==> flow/design.v <==
`timescale 1ns / 10ps
module fir(
    input clk,                               
    input signed [15:0] noisy_signal,        
    output signed [15:0] filtered_signal     
);
    integer i, j;
    localparam [143:0] COEFFS = {16'h04F6,    
                                 16'h0AE4,    
                                 16'h1089,    
                                 16'h1469,    
                                 16'h160F,    
                                 16'h1496,    
                                 16'h1089,    
                                 16'h0AE4,    
                                 16'h04F6};   
    reg signed [15:0] delayed_signal [0:8];
    reg signed [31:0] prod  [0:8];
    reg signed [32:0] sum_0 [0:4];
    reg signed [33:0] sum_1 [0:2];
    reg signed [34:0] sum_2 [0:1];
    reg signed [35:0] sum_3;
    always @(posedge clk) begin
        delayed_signal[0] <= noisy_signal;
        for (i = 1; i <= 8; i = i + 1) begin
            delayed_signal[i] <= delayed_signal[i - 1];
        end
    end
    always @(posedge clk) begin
        for (j = 0; j <= 8; j = j + 1) begin
            prod[j] <= delayed_signal[j] * $signed(COEFFS[16*j +: 16]);
        end
    end
    always @(posedge clk) begin
        sum_0[0] <= prod[0] + prod[1];
        sum_0[1] <= prod[2] + prod[3];
        sum_0[2] <= prod[4] + prod[5];
        sum_0[3] <= prod[6] + prod[7];
        sum_0[4] <= prod[8];
    end
    always @(posedge clk) begin
        sum_1[0] <= sum_0[0] + sum_0[1];
        sum_1[1] <= sum_0[2] + sum_0[3];
        sum_1[2] <= sum_0[4];
    end
    always @(posedge clk) begin
        sum_2[0] <= sum_1[0] + sum_1[1];
        sum_2[1] <= sum_1[2];
    end
    always @(posedge clk) begin
        sum_3 <= sum_2[0] + sum_2[1];
    end
    assign filtered_signal = $signed(sum_3[35:14]);
endmodule
From RTL to reports: fir
Tool output for the design above, in the order of the flow.
Line numbers count from 1 in the design file above.
Library cell names are shortened.
Not given: --
Inputs
  top module: fir
  clock port: clk
  cell library: sky130hd
  timing corner: tt_025C_1v80

Word level
Yosys after proc, flatten, opt, wreduce and memory -nomap, before mapping. Enables and synchronous resets that opt folds into registers are not counted as muxes. Print and check cells are not counted. Equal cells are merged and count once.
Cells by class
  add/subtract/negate cells: 8
  multiply operators: 9
Operators with widths (count)
  16-bit by 14-bit multiplier with 30-bit output (second input constant): 4
  16-bit by 11-bit multiplier with 27-bit output (second input constant): 4
  16-bit by 13-bit multiplier with 29-bit output (second input constant): 1
  30-bit adder: 5
  28-bit by 29-bit adder with 30-bit output: 1
  30-bit by 28-bit adder with 30-bit output: 1
  30-bit by 29-bit adder with 30-bit output: 1
Word-level totals
  bits of input ports: 17
  word-level cells: 46
  bits in registers: 722
  output and inout bits: 16

Logic depth
Depth = most cells in a row (Yosys ltp): at word level without a register or memory, in the mapped netlist without a sequential cell, where the memories' decode and read muxes count.
Depth
  depth after elaboration: 1
  ABC_AREA: 1
  gate-level depth with buffers: 23
  gate-level depth less buffers: 23

Netlist
Source: synth_stat.txt of the flow (Yosys; design flattened, memories mapped). It holds for the ABC_AREA given above (unset counts as 0); a run with the other value may have another netlist.
Mapped netlist
  cell area after synthesis: 65855.7 um2
  area of sequential cells: 13673.1 um2
  cells in the netlist: 9070
  buffer cells: 7
  mapped flip-flops: 683
Cells by type
  dfxtp_1: count 683, area in all 1.37E+04 um2
  ha_1: count 991, area in all 1.24E+04 um2
  fa_1: count 513, area in all 1.03E+04 um2
  nand2_1: count 2541, area in all 9.54E+03 um2
  inv_1: count 2228, area in all 8.36E+03 um2
  nor2_1: count 595, area in all 2.23E+03 um2
  xor2_1: count 231, area in all 2023.19 um2
  nand3_1: count 388, area in all 1.94E+03 um2
  a21oi_1: count 352, area in all 1761.69 um2
  xnor2_1: count 79, area in all 691.914 um2
  nand4_1: count 98, area in all 613.088 um2
  o21ai_0: count 99, area in all 495.475 um2
  o21bai_1: count 56, area in all 420.403 um2
  nor2_2: count 41, area in all 256.496 um2
  nor3_1: count 27, area in all 135.13 um2
  nand2_2: count 20, area in all 125.12 um2
  and2_1: count 17, area in all 106.352 um2
  nand3b_1: count 14, area in all 105.101 um2
Other cell types: 19; their cells: 97.

Path before layout
Path of least setup slack by OpenSTA after synthesis, without wires, with an ideal clock, recovery checks aside; 20% of the period is set as input and as output delay. Where synthesis merged equal registers, the netlist keeps one of their names.
Path post-synthesis
  path type: register to register
  start: register delayed_signal[4][15]
  end: register prod[4][25]
  buffers on the path: 0
  delay of the path: 4.848 ns
  setup time: 0.113 ns
  period: 6.0 ns
  launch time at the first pin: 0.000 ns
  setup slack: 1.152 ns
  driving pins on the path: 18
  required time: 5.887 ns
  data arrival time: 4.735 ns
  synthesis period reached: 4.848 ns
"delay of the path" = arrival - input delay + setup time.
"driving pins on the path" counts driving pins, that of a launching flip-flop among them; a cell with two outputs on the path counts twice.
"synthesis period reached" = period - worst setup slack (recovery checks aside). The figure is calculated, with input and output delays left at 20% of the set period.
Between the ends stands the longest chain of elaborated cells between them, by number of cells; it is not shown to be the way that was timed. Of several equally long chains one is given.
Each line given opens the expression or statement behind the cell; cells for indexed reads and writes are added by Yosys, which also makes memories of some case tables.
Between the ends, post-synthesis
  cell sequence: dfxtp_1 -> inv_1 -> fa_1 -> inv_1 -> ha_1 -> fa_1 -> fa_1 -> inv_1 -> fa_1 -> inv_1 -> ha_1 -> nand2_2 -> nor2_2 -> inv_1 -> o21bai_2 -> nand2_1 -> nand4_1 -> nand2_1
  cells in the longest elaborated chain: 1
  elaborated cells between the ends (all ways): 1
  source lines of those cells: 1
  those cells by class: mul (1)
Ends and longest elaborated chain, post-synthesis
  from (decl): line 17  | reg signed [15:0] delayed_signal [0:8];
  from (assign): line 26  | delayed_signal[i] <= delayed_signal[i - 1];
  16-bit by 14-bit multiplier with 30-bit output: line 31  | prod[j] <= delayed_signal[j] * $signed(COEFFS[16*j +: 16]);
  to (assign): line 31
  to (decl): line 18  | reg signed [31:0] prod  [0:8];

Worst path after layout
From the final timing report of run A: the path of least setup slack in the routed layout; clock arrival at registers is part of the times.
Path post-layout
  path type: register to register
  start: register delayed_signal[5][9]
  end: register prod[5][28]
  setup slack: 0.61 ns
  required time: 7.08 ns
  period: 6.53 ns
  buffers on the path: 0
  launch time at the first pin: 0.70 ns
  data arrival time: 6.47 ns
  setup time: 0.13 ns
  driving pins on the path: 17
Between the ends stands the longest chain of elaborated cells between them, by number of cells; it is not shown to be the way that was timed. Of several equally long chains one is given.
Between the ends, post-layout
  cell sequence: dfxtp_1 -> ha_1 -> ha_1 -> fa_1 -> fa_1 -> fa_1 -> inv_1 -> fa_1 -> inv_1 -> ha_1 -> nand2_1 -> nor2_1 -> inv_1 -> nor3_2 -> nand3_1 -> nand4_1 -> nand2_1
  cells in the longest elaborated chain: 1
  elaborated cells between the ends (all ways): 1
  source lines of those cells: 1
  those cells by class: mul (1)
Ends and longest elaborated chain, post-layout
  from (decl): line 17  | reg signed [15:0] delayed_signal [0:8];
  from (assign): line 26  | delayed_signal[i] <= delayed_signal[i - 1];
  16-bit by 14-bit multiplier with 30-bit output: line 31  | prod[j] <= delayed_signal[j] * $signed(COEFFS[16*j +: 16]);
  to (assign): line 31
  to (decl): line 18  | reg signed [31:0] prod  [0:8];

Subject: flow runs of fir

Hi,

Stored flow runs of fir (3 of them; Yosys, OpenROAD, sky130hd). They differ in their settings and are not a sequence. Constraints: input delay and output delay 20% of the set period each, output load 0.01 pF.

Flow files of run A
==> flow/run.sh <==
#!/bin/bash
# the make line also repeats the synthesis and layout settings of config.mk as NAME=value (left out here)
make -C /OpenROAD-flow-scripts/flow DESIGN_CONFIG=/design/flow/config.mk WORK_HOME=/design/flow/orfs CLKGATE_MAP_FILE= finish
==> flow/config.mk <==
export PLATFORM = sky130hd
export DESIGN_NAME = fir
export DESIGN_NICKNAME = fir
export VERILOG_FILES = /design/flow/design.v
export SDC_FILE = /design/flow/constraint.sdc
export NUM_CORES = 4
export LEC_CHECK = 0
export ABC_AREA = 1
export CAP_MARGIN = 25
export CELL_PAD_IN_SITES_DETAIL_PLACEMENT = 1
export CELL_PAD_IN_SITES_GLOBAL_PLACEMENT = 1
export CORE_ASPECT_RATIO = 1.56
export CORE_MARGIN = 8
export CORE_UTILIZATION = 56
export CTS_CLUSTER_DIAMETER = 122
export CTS_CLUSTER_SIZE = 36
export GPL_TIMING_DRIVEN = 0
export HOLD_SLACK_MARGIN = 0.05
export MIN_ROUTING_LAYER = met1
export SLEW_MARGIN = 0
export TNS_END_PERCENT = 50
==> flow/constraint.sdc <==
create_clock -name core_clock -period 6.53 [get_ports {clk}]
set_input_delay 1.3060 -clock core_clock [delete_from_list [all_inputs] [get_ports {clk}]]
set_output_delay 1.3060 -clock core_clock [all_outputs]
set_load 0.01 [all_outputs]

report of run A
yosys chip area after synthesis (um^2): 65855.7
finish__design__die__area: 129100.0
finish__design__instance__area__stdcell: 69247.7
finish__design__instance__utilization: 0.5915
finish__timing__setup__ws: 0.607
finish__timing__setup__tns: 0.000
finish__timing__hold__ws: 0.333

Flow files of run B
==> flow/run.sh <==
#!/bin/bash
# the make line also repeats the synthesis and layout settings of config.mk as NAME=value (left out here)
make -C /OpenROAD-flow-scripts/flow DESIGN_CONFIG=/design/flow/config.mk WORK_HOME=/design/flow/orfs CLKGATE_MAP_FILE= finish
==> flow/config.mk <==
export PLATFORM = sky130hd
export DESIGN_NAME = fir
export DESIGN_NICKNAME = fir
export VERILOG_FILES = /design/flow/design.v
export SDC_FILE = /design/flow/constraint.sdc
export NUM_CORES = 4
export LEC_CHECK = 0
export CAP_MARGIN = 20
export CORE_MARGIN = 2
export CORE_UTILIZATION = 40
export SLEW_MARGIN = 20
==> flow/constraint.sdc <==
create_clock -name core_clock -period 5.7 [get_ports {clk}]
set_input_delay 1.1400 -clock core_clock [delete_from_list [all_inputs] [get_ports {clk}]]
set_output_delay 1.1400 -clock core_clock [all_outputs]
set_load 0.01 [all_outputs]

report of run B
yosys chip area after synthesis (um^2): 56091.3
finish__design__die__area: 143240.0
finish__design__instance__area__stdcell: 62129.6
finish__design__instance__utilization: 0.4458
finish__timing__setup__ws: 0.226
finish__timing__setup__tns: 0.000
finish__timing__hold__ws: 0.317

Flow files of run C
==> flow/run.sh <==
#!/bin/bash
# the make line also repeats the synthesis and layout settings of config.mk as NAME=value (left out here)
make -C /OpenROAD-flow-scripts/flow DESIGN_CONFIG=/design/flow/config.mk WORK_HOME=/design/flow/orfs CLKGATE_MAP_FILE= finish
==> flow/config.mk <==
export PLATFORM = sky130hd
export DESIGN_NAME = fir
export DESIGN_NICKNAME = fir
export VERILOG_FILES = /design/flow/design.v
export SDC_FILE = /design/flow/constraint.sdc
export NUM_CORES = 4
export LEC_CHECK = 0
export CAP_MARGIN = 20
export CORE_MARGIN = 2
export CORE_UTILIZATION = 40
export SETUP_SLACK_MARGIN = 1.54
export SLEW_MARGIN = 20
==> flow/constraint.sdc <==
create_clock -name core_clock -period 5.7 [get_ports {clk}]
set_input_delay 1.1400 -clock core_clock [delete_from_list [all_inputs] [get_ports {clk}]]
set_output_delay 1.1400 -clock core_clock [all_outputs]
set_load 0.01 [all_outputs]

report of run C
yosys chip area after synthesis (um^2): 56091.3
finish__design__die__area: 143240.0
finish__design__instance__area__stdcell: 66880.4
finish__design__instance__utilization: 0.4799
finish__timing__setup__ws: 0.441
finish__timing__setup__tns: 0.000
finish__timing__hold__ws: 0.318

Regards
